==> flow/design.v <==
module apb_slave (
	input  wire sys_clk,
	input  wire sys_rst_n,
	input  wire tim_psel,
	input  wire tim_penable,
	input  wire tim_pwrite,
	output wire tim_pready,
	output wire wr_en,
	output wire rd_en
);
	reg  apb_access;
	wire apb_access_pre;
	assign wr_en          = tim_pready  & tim_pwrite;
	assign rd_en          = tim_pready  & ~tim_pwrite;
	assign tim_pready     = apb_access  & tim_penable;
	assign apb_access_pre = tim_penable & tim_psel;
	always @(posedge sys_clk, negedge sys_rst_n) begin
		if (!sys_rst_n) begin
			apb_access <= 1'b0;
		end else begin
			apb_access <= apb_access_pre;
		end
	end
endmodule
module counter (
	input  wire sys_clk,
	input  wire sys_rst_n,
	input  wire timer_en,
	input  wire div_en,
	input  wire [3:0]  div_val,
	input  wire [63:0] cnt_tdr,
	input  wire cnt_tdr_en,
	input  wire cnt_clr,
	input  wire timer_en_nedge,
	input  wire halt_en,
	output reg  [63:0] count,
	output reg  cnt_update
);
	reg  [63:0] cnt_pre;
	wire cnt_en;
	wire pulse;
	reg  [7:0]  sub_cnt;
	wire [7:0]  sub_cnt_pre;
	reg  [7:0]  sub_cnt_cmp;
	wire sub_cnt_clr;
	wire sub_cnt_en;
	assign cnt_en = ~halt_en && timer_en && (!div_en || (div_val==0) || pulse );
	always @(posedge sys_clk, negedge sys_rst_n) begin
		if (!sys_rst_n) begin
			cnt_update <= 1'b0;
		end else begin
			cnt_update <= cnt_en;
		end
	end
	always @(*) begin
		if( ((cnt_clr & cnt_en) | timer_en_nedge) & (~halt_en) ) begin
			cnt_pre = 64'h0;
		end else begin
			if (cnt_tdr_en) begin
				cnt_pre = cnt_tdr;
			end else begin
				if (cnt_en) begin
					cnt_pre = count + 1;
				end else begin
					cnt_pre = count;
				end
			end
		end
	end
	always @(posedge sys_clk, negedge sys_rst_n) begin
		if (!sys_rst_n) begin
			count <= 64'b0;
		end else begin
			count <= cnt_pre;
		end
	end
	always @(*) begin
		case (div_val)
			4'h0: sub_cnt_cmp = 8'd0;
			4'h2: sub_cnt_cmp = 8'd3;
			4'h3: sub_cnt_cmp = 8'd7;
			4'h4: sub_cnt_cmp = 8'd15;
			4'h5: sub_cnt_cmp = 8'd31;
			4'h6: sub_cnt_cmp = 8'd63;
			4'h7: sub_cnt_cmp = 8'd127;
			4'h8: sub_cnt_cmp = 8'd255;
			default: sub_cnt_cmp = 8'd1;
		endcase
	end
	assign pulse       = sub_cnt == sub_cnt_cmp;
	assign sub_cnt_pre = sub_cnt_clr ? 8'h0 : sub_cnt_en ? sub_cnt+1 : sub_cnt;
	assign sub_cnt_clr = ~halt_en & (~timer_en | ~div_en | pulse);
	assign sub_cnt_en  = ~halt_en & timer_en & div_en & (div_val!=0);
	always @(posedge sys_clk, negedge sys_rst_n) begin
		if (!sys_rst_n) begin
			sub_cnt <= 8'b0;
		end else begin
			sub_cnt <= sub_cnt_pre;
		end
	end
endmodule
module register (
	input  wire sys_clk,
	input  wire sys_rst_n,
	input  wire wr_en,
	input  wire rd_en,
	input  wire [11:0] tim_paddr,
	input  wire [31:0] tim_pwdata,
	input  wire [3:0]  tim_pstrb,
	output reg  [31:0] tim_prdata,
	output wire tim_pslverr,
	output wire tim_int,
	input  wire dbg_mode,
	input  wire cnt_update,
	input  wire [63:0] count,
	output wire timer_en,
	output wire div_en,
	output wire [3:0]  div_val,
	output wire [63:0] cnt_tdr,
	output wire cnt_tdr_en,
	output wire cnt_clr,
	output wire timer_en_nedge,
	output wire halt_en
);
	reg  [31:0] TCR_reg;
	reg  [31:0] TDR0_reg;
	reg  [31:0] TDR1_reg;
	reg  [31:0] TCMP0_reg;
	reg  [31:0] TCMP1_reg;
	reg  [31:0] TIER_reg;
	reg  [31:0] TISR_reg;
	reg  [31:0] THCSR_reg;
	wire [5:0]  TCR_pre;
	reg  [31:0] TDR0_pre;
	reg  [31:0] TDR1_pre;
	wire [31:0] TCMP0_pre;
	wire [31:0] TCMP1_pre;
	wire THCSR_pre;
	wire TIER_pre;
	wire TISR_pre;
	wire TCR_sel0;
	wire TCR_sel1;
	wire TDR0_sel;
	wire TDR1_sel;
	wire TCMP0_sel;
	wire TCMP1_sel;
	wire TIER_sel;
	wire TISR_clr;
	wire TISR_set;
	wire THCSR_sel;
	wire prohibit_err;
	wire div_en_err;
	wire div_val_err;
	reg  timer_en_next;
	function [31:0] strobe_merge;
		input [3:0]  pstrb;
		input [31:0] pwdata;
		input [31:0] data_reg;
		reg   [31:0] mask;
		begin
			mask = {{8{pstrb[3]}},
				{8{pstrb[2]}},
				{8{pstrb[1]}},
				{8{pstrb[0]}}};
			strobe_merge = (pwdata & mask) | (data_reg & (~mask));
		end
	endfunction
	assign timer_en    = TCR_reg[0];
	assign div_en      = TCR_reg[1];
	assign div_val     = TCR_reg[11:8];
	assign cnt_tdr     = {TDR1_pre,TDR0_pre};
	assign cnt_tdr_en  = TDR0_sel | TDR1_sel;
	assign cnt_clr     = TISR_set;
	assign halt_en     = dbg_mode & THCSR_reg[0];
	assign tim_int     = TIER_reg[0] & TISR_reg[0];
	assign div_en_err  = TCR_sel0 & TCR_reg[0] & (TCR_reg[1] !== tim_pwdata[1]);
	assign div_val_err = TCR_sel1 & TCR_reg[0] & (TCR_reg[11:8] !== tim_pwdata[11:8]);
	assign prohibit_err= TCR_sel1 & (tim_pwdata[11:8]>4'h8);
	assign tim_pslverr = div_en_err | div_val_err | prohibit_err;
	assign TCR_sel0     = wr_en & (tim_paddr === 12'h0) & tim_pstrb[0];
	assign TCR_sel1     = wr_en & (tim_paddr === 12'h0) & tim_pstrb[1];
	assign TCR_pre[1:0] = TCR_sel0 & ~tim_pslverr ? tim_pwdata[1:0]  : TCR_reg[1:0];
	assign TCR_pre[5:2] = TCR_sel1 & ~tim_pslverr ? tim_pwdata[11:8] : TCR_reg[11:8];
	assign timer_en_nedge = timer_en_next & (~timer_en);
	always @(posedge sys_clk, negedge sys_rst_n) begin
		if (!sys_rst_n) begin
			timer_en_next <= 1'b0;
		end else begin
			timer_en_next <= timer_en;
		end
	end
	assign TDR0_sel = wr_en & (tim_paddr === 12'h4);
	always @(*) begin
		if(TDR0_sel) begin
			TDR0_pre = strobe_merge(tim_pstrb,tim_pwdata,TDR0_reg);
		end else begin
			if (timer_en_nedge) begin
				TDR0_pre = 32'h0;
			end else begin
				if (cnt_update) begin
					TDR0_pre = count[31:0];
				end else begin
					TDR0_pre = TDR0_reg;
				end
			end
		end
	end
	assign TDR1_sel  = wr_en & (tim_paddr === 12'h8);
	always @(*) begin
		if(TDR1_sel) begin
			TDR1_pre = strobe_merge(tim_pstrb,tim_pwdata,TDR1_reg);
		end else begin
			if (timer_en_nedge) begin
				TDR1_pre = 32'h0;
			end else begin
				if (cnt_update) begin
					TDR1_pre = count[63:32];
				end else begin
					TDR1_pre = TDR1_reg;
				end
			end
		end
	end
	assign TCMP0_sel = wr_en & (tim_paddr === 12'hC);
	assign TCMP0_pre = TCMP0_sel ? strobe_merge(tim_pstrb,tim_pwdata,TCMP0_reg) : TCMP0_reg;
	assign TCMP1_sel = wr_en & (tim_paddr === 12'h10);
	assign TCMP1_pre = TCMP1_sel ? strobe_merge(tim_pstrb,tim_pwdata,TCMP1_reg) : TCMP1_reg;
	assign TIER_sel  = wr_en & tim_pstrb[0] & (tim_paddr === 12'h14);
	assign TIER_pre  = TIER_sel ? tim_pwdata[0] : TIER_reg[0];
	assign TISR_clr  = wr_en & tim_pstrb[0] & tim_pwdata[0] & (tim_paddr === 12'h18);
	assign TISR_set  = count === {TCMP1_reg,TCMP0_reg};
	assign TISR_pre  = TISR_clr ? 1'b0 : ( TISR_set ? 1'b1 : TISR_reg[0]);
	assign THCSR_sel    = wr_en & tim_pstrb[0] & (tim_paddr === 12'h1C);
	assign THCSR_pre    = THCSR_sel ? tim_pwdata[0] : THCSR_reg[0];
	always @(*) begin
		if (rd_en) begin
			case (tim_paddr)
				12'h00: tim_prdata = TCR_reg;
				12'h04: tim_prdata = TDR0_reg;
				12'h08: tim_prdata = TDR1_reg;
				12'h0C: tim_prdata = TCMP0_reg;
				12'h10: tim_prdata = TCMP1_reg;
				12'h14: tim_prdata = TIER_reg;
				12'h18: tim_prdata = TISR_reg;
				12'h1C: tim_prdata = THCSR_reg;
				default: tim_prdata = 32'h0;
			endcase
		end else begin
			tim_prdata = 32'h0;
		end
	end
	always @(posedge sys_clk, negedge sys_rst_n) begin
		if (!sys_rst_n) begin
			TCR_reg <= 32'h0000_0100;
		end else begin
			TCR_reg[1:0]  <= TCR_pre[1:0];
			TCR_reg[11:8] <= TCR_pre[5:2];
		end
	end
	always @(posedge sys_clk, negedge sys_rst_n) begin
		if (!sys_rst_n) begin
			TDR0_reg <= 32'h0;
		end else begin
			TDR0_reg <= TDR0_pre;
		end
	end
	always @(posedge sys_clk, negedge sys_rst_n) begin
		if (!sys_rst_n) begin
			TDR1_reg <= 32'h0;
		end else begin
			TDR1_reg <= TDR1_pre;
		end
	end
	always @(posedge sys_clk, negedge sys_rst_n) begin
		if (!sys_rst_n) begin
			TCMP0_reg <= 32'hFFFF_FFFF;
		end else begin
			TCMP0_reg <= TCMP0_pre;
		end
	end
	always @(posedge sys_clk, negedge sys_rst_n) begin
		if (!sys_rst_n) begin
			TCMP1_reg <= 32'hFFFF_FFFF;
		end else begin
			TCMP1_reg <= TCMP1_pre;
		end
	end
	always @(posedge sys_clk, negedge sys_rst_n) begin
		if (!sys_rst_n) begin
			TIER_reg <= 32'h0;
		end else begin
			TIER_reg[0] <= TIER_pre;
		end
	end
	always @(posedge sys_clk, negedge sys_rst_n) begin
		if (!sys_rst_n) begin
			TISR_reg <= 32'h0;
		end else begin
			TISR_reg[0] <= TISR_pre;
		end
	end
	always @(posedge sys_clk, negedge sys_rst_n) begin
		if (!sys_rst_n) begin
			THCSR_reg <= 32'h0;
		end else begin
			THCSR_reg[0] <= THCSR_pre;
			THCSR_reg[1] <= dbg_mode & THCSR_reg[0];
		end
	end
endmodule
module timer_top (
	input  wire sys_clk,
	input  wire sys_rst_n,
	input  wire tim_psel,
	input  wire tim_penable,
	input  wire tim_pwrite,
	input  wire [11:0] tim_paddr,
	input  wire [31:0] tim_pwdata,
	input  wire [3:0]  tim_pstrb,
	output wire [31:0] tim_prdata,
	output wire tim_pslverr,
	output wire tim_pready,
	output wire tim_int,
	input  wire dbg_mode
);
	wire wr_en;
	wire rd_en;
	wire timer_en;
	wire div_en;
	wire [3:0]  div_val;
	wire [63:0] cnt_tdr;
	wire cnt_tdr_en;
	wire cnt_clr;
	wire timer_en_nedge;
	wire [63:0] count;
	wire cnt_update;
	wire halt_en;
	apb_slave apb_slave_u(
		.sys_clk        (sys_clk        ),
		.sys_rst_n      (sys_rst_n      ),
		.tim_psel       (tim_psel       ),
		.tim_penable    (tim_penable    ),
		.tim_pwrite     (tim_pwrite     ),
		.tim_pready     (tim_pready     ),
		.wr_en          (wr_en          ),
		.rd_en          (rd_en          )
	);	
	register register_u (
		.sys_clk        (sys_clk        ),
		.sys_rst_n      (sys_rst_n      ),
		.wr_en          (wr_en          ),
		.rd_en          (rd_en          ),
		.tim_paddr      (tim_paddr      ),
		.tim_pwdata     (tim_pwdata     ),
		.tim_prdata     (tim_prdata     ),
		.tim_pstrb      (tim_pstrb      ),
		.tim_pslverr    (tim_pslverr    ),
		.tim_int        (tim_int        ),
		.dbg_mode       (dbg_mode       ),
		.timer_en       (timer_en       ),
		.div_en         (div_en         ),
		.div_val        (div_val        ),
		.cnt_tdr        (cnt_tdr        ),
		.cnt_tdr_en     (cnt_tdr_en     ),	
		.cnt_clr        (cnt_clr        ),
		.timer_en_nedge (timer_en_nedge ),
		.count          (count          ),
		.cnt_update     (cnt_update     ),
		.halt_en        (halt_en        )
	);
	counter counter_u (
		.sys_clk        (sys_clk        ),
		.sys_rst_n      (sys_rst_n      ),
		.timer_en       (timer_en       ),
		.div_en         (div_en         ),
		.div_val        (div_val        ),
		.cnt_tdr        (cnt_tdr        ),
		.cnt_tdr_en     (cnt_tdr_en     ),	
		.timer_en_nedge (timer_en_nedge ),
		.cnt_clr        (cnt_clr        ),
		.count          (count          ),
		.cnt_update     (cnt_update     ),
		.halt_en        (halt_en        )
	);
endmodule
# Reports on timer_top
# Module timer_top before and after one edit of its RTL, step after step.
# "orig" refers to lines of the RTL above, "edited" to lines of the edited file.
# "diff": "edited" minus "orig" as printed here. "change_rel_pct": 100 x difference / "orig".
# Library cell names are shortened.
# Not given: --
# inputs
design	timer_top
clock_port	sys_clk
lib	sky130hd
lib_corner	tt_025C_1v80

# Diff
# Unified diff, file above to edited file.
# This change comes from a script, not from a designer. The edited design behaves differently; no optimisation was intended.
# begin of diff
@@ -336,14 +336,7 @@
 	wire cnt_update;
 	wire halt_en;
-	apb_slave apb_slave_u(
-		.sys_clk        (sys_clk        ),
-		.sys_rst_n      (sys_rst_n      ),
-		.tim_psel       (tim_psel       ),
-		.tim_penable    (tim_penable    ),
-		.tim_pwrite     (tim_pwrite     ),
-		.tim_pready     (tim_pready     ),
-		.wr_en          (wr_en          ),
-		.rd_en          (rd_en          )
-	);	
+	assign tim_pready = tim_psel;
+	assign wr_en = tim_psel;
+	assign rd_en = tim_psel;	
 	register register_u (
 		.sys_clk        (sys_clk        ),
# end of diff

# After elaboration
# Yosys after proc, flatten, opt, wreduce and memory -nomap, before mapping. Memory bits, and registers merged into a memory's read port (data or address), are not among the register bits. Print and check cells are not counted. Equal cells are merged and count once.
# Memory sizes are those after Yosys's memory passes, which may raise the word count (mostly to a power of two), join words into wider ones and drop unused or constant bits.
# bits
element	orig	edited	diff	change_rel_pct
regBits	213	212	-1	-0.47
rom_bits	128	128	0	0.00
in_bits	54	54	0	0.00
output_inout_bits	35	35	0	0.00
elab_cells	117	111	-6	-5.13
memories	1	1	0	0.00
# memory_table
element	orig	edited
mem_shapes	16x8 r1 w0	16x8 r1 w0
# classes
element	orig	edited	diff	change_rel_pct
compare	1	1	0	0.00
reduce_and_logical	11	11	0	0.00
n_mux	15	15	0	0.00
eq_ne	19	19	0	0.00
addsub	2	2	0	0.00
n_logic	53	48	-5	-9.43
# op_table
op	orig	edited	diff	change_rel_pct
1-bit bitwise AND	32	28	-4	-12.50
1-bit NOT	5	4	-1	-20.00
32-bit 2-to-1 mux	7	7	0	0.00
1-bit OR	6	6	0	0.00
32-bit bitwise AND	5	5	0	0.00
12-bit by 5-bit equality test with 1-bit output (second input constant)	4	4	0	0.00
12-bit by 5-bit === test with 1-bit output (second input constant)	4	4	0	0.00
32-bit OR	4	4	0	0.00
64-bit 2-to-1 mux	3	3	0	0.00
12-bit by 4-bit equality test with 1-bit output (second input constant)	2	2	0	0.00
12-bit by 4-bit === test with 1-bit output (second input constant)	2	2	0	0.00
1-bit logical AND	2	2	0	0.00
1-bit logical OR	2	2	0	0.00
1-bit 2-to-1 mux	2	2	0	0.00
8-bit 2-to-1 mux	2	2	0	0.00
2-bit nonzero test	2	2	0	0.00
64-bit by 1-bit adder with 64-bit output (second input constant)	1	1	0	0.00
8-bit by 1-bit adder with 8-bit output (second input constant)	1	1	0	0.00
12-bit by 3-bit equality test with 1-bit output (second input constant)	1	1	0	0.00
8-bit equality test	1	1	0	0.00
12-bit by 1-bit === test with 1-bit output (second input constant)	1	1	0	0.00
12-bit by 3-bit === test with 1-bit output (second input constant)	1	1	0	0.00
64-bit === test	1	1	0	0.00
4-bit greater-than comparator (second input constant)	1	1	0	0.00
1-bit zero test	1	1	0	0.00
12-bit zero test	1	1	0	0.00
4-bit zero test	1	1	0	0.00
1-bit !== test	1	1	0	0.00
# The list need not be complete.

# Logic depth
# Yosys ltp: most cells in a row. Word level: on the elaborated netlist, between registers, memories and ports. Mapped: between sequential cells and ports; inverters and the memories' decode and read muxes count.
# logic_depth
element	orig	edited	diff	change_rel_pct
word_depth	10	9	-1	-10.00
ABC_AREA	0	0	--	--
depth_mapped	12	12	0	0.00
ltp_nobuf	8	8	0	0.00

# Netlist
# Source: synth_stat.txt of the flow (Yosys; design flattened, memories mapped). It holds for the ABC_AREA given above (unset counts as 0); a run with the other value may have another netlist.
# synth_totals
element	orig	edited	diff	change_rel_pct
yosys_area_um2	13321.5	13160.1	-161.4	-1.21
n_buf	98	114	16	16.33
ff_cells	213	212	-1	-0.47
seqArea_um2	5411.4	5386.4	-25.0	-0.46
stdcells	1310	1398	88	6.72
# by_type
cell	orig	edited	diff	change_rel_pct
nor2_1	79	164	85	107.59
a21oi_1	109	36	-73	-66.97
mux2i_1	70	135	65	92.86
nand2_1	55	104	49	89.09
mux2_2	109	73	-36	-33.03
mux2_1	27	0	-27	-100.00
o21ai_0	45	70	25	55.56
a211oi_1	35	60	25	71.43
xor2_1	80	103	23	28.75
xnor2_1	58	37	-21	-36.21
nor4_2	19	1	-18	-94.74
nor3_2	17	1	-16	-94.12
o21ai_1	16	0	-16	-100.00
clkbuf_1	73	85	12	16.44
nand4_1	12	24	12	100.00
and3_1	15	26	11	73.33
buf_1	7	16	9	128.57
nand3_1	54	46	-8	-14.81
# The list need not be complete.
# The figures by module come from a second, unflattened synthesis with its own total; it is not the netlist above.
# unflattened
element	orig	edited	diff	change_rel_pct
hier_cells	1417	1446	29	2.05
area_unflattened_um2	13325.3	13511.7	186.4	1.40
# Each row is one instance without its submodules.
# modules_orig
mod	n_inst	mod_seq_area_um2	mod_area_um2	cells
register	1	3559.7	8627.0	859
counter	1	1826.8	4643.2	553
apb_slave	1	25.0	55.1	5
timer_top	1	0.0	0.0	0
# modules_edited
mod	n_inst	mod_seq_area_um2	mod_area_um2	cells
register	1	3559.7	8627.0	859
counter	1	1826.8	4877.2	586
timer_top	1	0.0	7.5	1

# Timing after synthesis
# Path of least setup slack by OpenSTA after synthesis, without wires, with an ideal clock, recovery checks aside; 20% of the period is set as input and as output delay. Where synthesis merged equal registers, the netlist keeps one of their names.
# synth_path
element	orig	edited	diff	change_rel_pct
path_type	input to output	input to output	--	--
start	input port tim_paddr[7]	input port tim_paddr[9]	--	--
end	output port tim_prdata[25]	output port tim_prdata[21]	--	--
launch_ns	1.300	1.300	0.000	0.00
clock_period_ns	6.5	6.5	0.0	0.00
arrival_time_ns	3.113	3.292	0.179	5.75
required_time_ns	5.200	5.200	0.000	0.00
driving_pins	6	8	2	33.33
input_delay_ns	1.300	1.300	0.000	0.00
slack_ns	2.087	1.908	-0.179	--
output_delay_ns	1.300	1.300	0.000	0.00
path_delay_ns	1.813	1.992	0.179	9.87
synth_period_reached_ns	4.413	4.592	0.179	4.06
# "path_delay_ns" is the arrival time less input delay plus setup time.
# A path that ends at an output port has no setup time.
# "driving_pins": output pins that drive a net of the path, with the launching flip-flop's if there is one; two outputs of one cell count as two.
# "synth_period_reached_ns" = period - worst setup slack (recovery checks aside). The figure is calculated, with input and output delays left at 20% of the set period.
# Between the ends stands the longest chain of elaborated cells between them, by number of cells; it is not shown to be the way that was timed. Of several equally long chains one is given.
# A line is the first line of the expression or statement that the cell stems from. Yosys adds cells for indexed reads and writes and turns some case tables into memories.
# synth_between_orig
cell_sequence	nor4_1 nand3_1 nor3_1 clkbuf_1 a22oi_1 a21oi_1
elab_chain_len	3
cells_between	10
cone_lines	2
cone_classes	eq/ne: 7; mux: 2; reduce/logical: 1
# synth_lines_orig
element	line	text
from (decl)	317	input wire [11:0] tim_paddr,
12-bit by 5-bit equality test with 1-bit output	237	case (tim_paddr)
32-bit parallel mux with 8-bit select	237
32-bit 2-to-1 mux	236	if (rd_en) begin
to (decl)	320	output wire [31:0] tim_prdata,
# synth_between_edited
cell_sequence	nor4_1 nand3_1 or3_1 clkbuf_1 nor2_1 clkbuf_1 a22oi_1 a21oi_1
elab_chain_len	3
cells_between	10
cone_lines	2
cone_classes	eq/ne: 7; mux: 2; reduce/logical: 1
# synth_lines_edited
element	line	text
from (decl)	317	input wire [11:0] tim_paddr,
12-bit by 5-bit equality test with 1-bit output	237	case (tim_paddr)
32-bit parallel mux with 8-bit select	237
32-bit 2-to-1 mux	236	if (rd_en) begin
to (decl)	320	output wire [31:0] tim_prdata,

# Timing after layout
# From the final timing report of the runs of set A: the path of least setup slack in the routed layout; clock arrival at registers is part of the times.
# layout_path
element	orig	edited	diff	change_rel_pct
path_type	input to output	input to output	--	--
start	input port tim_paddr[7]	input port tim_paddr[9]	--	--
end	output port tim_prdata[22]	output port tim_prdata[15]	--	--
launch_ns	1.14	1.14	0.00	0.00
slack_ns	0.57	0.42	-0.15	--
output_delay_ns	1.14	1.14	0.00	0.00
arrival_time_ns	4.01	4.16	0.15	3.74
input_delay_ns	1.14	1.14	0.00	0.00
driving_pins	7	9	2	28.57
required_time_ns	4.58	4.58	0.00	0.00
clock_period_ns	5.72	5.72	0.00	0.00
# Between the ends stands the longest chain of elaborated cells between them, by number of cells; it is not shown to be the way that was timed. Of several equally long chains one is given.
# layout_between_orig
cell_sequence	clkdlybuf4s50_1 nor4_1 nand3_1 buf_4 or3b_2 a21oi_1 clkdlybuf4s50_1
elab_chain_len	3
cells_between	10
cone_lines	2
cone_classes	eq/ne: 7; mux: 2; reduce/logical: 1
# layout_lines_orig
element	line	text
from (decl)	317	input wire [11:0] tim_paddr,
12-bit by 5-bit equality test with 1-bit output	237	case (tim_paddr)
32-bit parallel mux with 8-bit select	237
32-bit 2-to-1 mux	236	if (rd_en) begin
to (decl)	320	output wire [31:0] tim_prdata,
# layout_between_edited
cell_sequence	clkdlybuf4s50_1 nor4_1 nand3_1 or3_1 nor2_2 buf_12 a22oi_1 a21oi_1 clkdlybuf4s50_1
elab_chain_len	3
cells_between	10
cone_lines	2
cone_classes	eq/ne: 7; mux: 2; reduce/logical: 1
# layout_lines_edited
element	line	text
from (decl)	317	input wire [11:0] tim_paddr,
12-bit by 5-bit equality test with 1-bit output	237	case (tim_paddr)
32-bit parallel mux with 8-bit select	237
32-bit 2-to-1 mux	236	if (rd_en) begin
to (decl)	320	output wire [31:0] tim_prdata,

# Measured runs
# Both versions went through the flow (Yosys, OpenROAD) with the same settings in each pair. Constraints: input delay and output delay 20% of the set period each, output load 0.01 pF.
# flow_settings_set_A
CORE_UTILIZATION	40
PLACE_DENSITY	0.6
period_ns	5.72
CAP_MARGIN	20
CORE_MARGIN	2
SLEW_MARGIN	20
# measured_set_A
element	orig	edited	diff	change_rel_pct
holdWs_ns	0.553	0.541	-0.012	--
synthesis_area_um2	13321.5	13160.1	-161.4	-1.21
finish.stdcell_area_um2	15424.8	15304.7	-120.1	-0.78
period_less_ws_ns	5.154	5.305	0.151	2.93
post_route_util_frac	0.472	0.472	0.000	--
worst_setup_slack_ns	0.566	0.415	-0.151	--
power_total_w	0.003249	0.003389	0.000140	4.31
design.die.area_um2	34780.4	34367.6	-412.8	-1.19
total_negative_slack_ns	0.000	0.000	0.000	--
# flow_settings_set_B
ABC_AREA	1
CAP_MARGIN	30
CORE_MARGIN	3
CORE_UTILIZATION	24
GPL_ROUTABILITY_DRIVEN	1
TNS_END_PERCENT	70
period_ns	8.01
SLEW_MARGIN	20
# measured_set_B
element	orig	edited	diff	change_rel_pct
holdWs_ns	0.506	0.498	-0.008	--
synthesis_area_um2	15518.6	15356.0	-162.6	-1.05
finish.stdcell_area_um2	17867.1	17830.9	-36.2	-0.20
period_less_ws_ns	6.530	6.596	0.066	1.01
post_route_util_frac	0.281	0.282	0.001	--
worst_setup_slack_ns	1.480	1.414	-0.066	--
power_total_w	0.002377	0.003305	0.000928	39.04
design.die.area_um2	67748.3	67055.1	-693.2	-1.02
total_negative_slack_ns	0.000	0.000	0.000	--
# By "period_less_ws_ns" is meant the clock period of the run minus its worst setup slack. This is arithmetic on one report: input and output delays are still those of the set period (20% each).
# "power_total_w" rests on the timing tool's default activity at the inputs, not on a simulated workload.
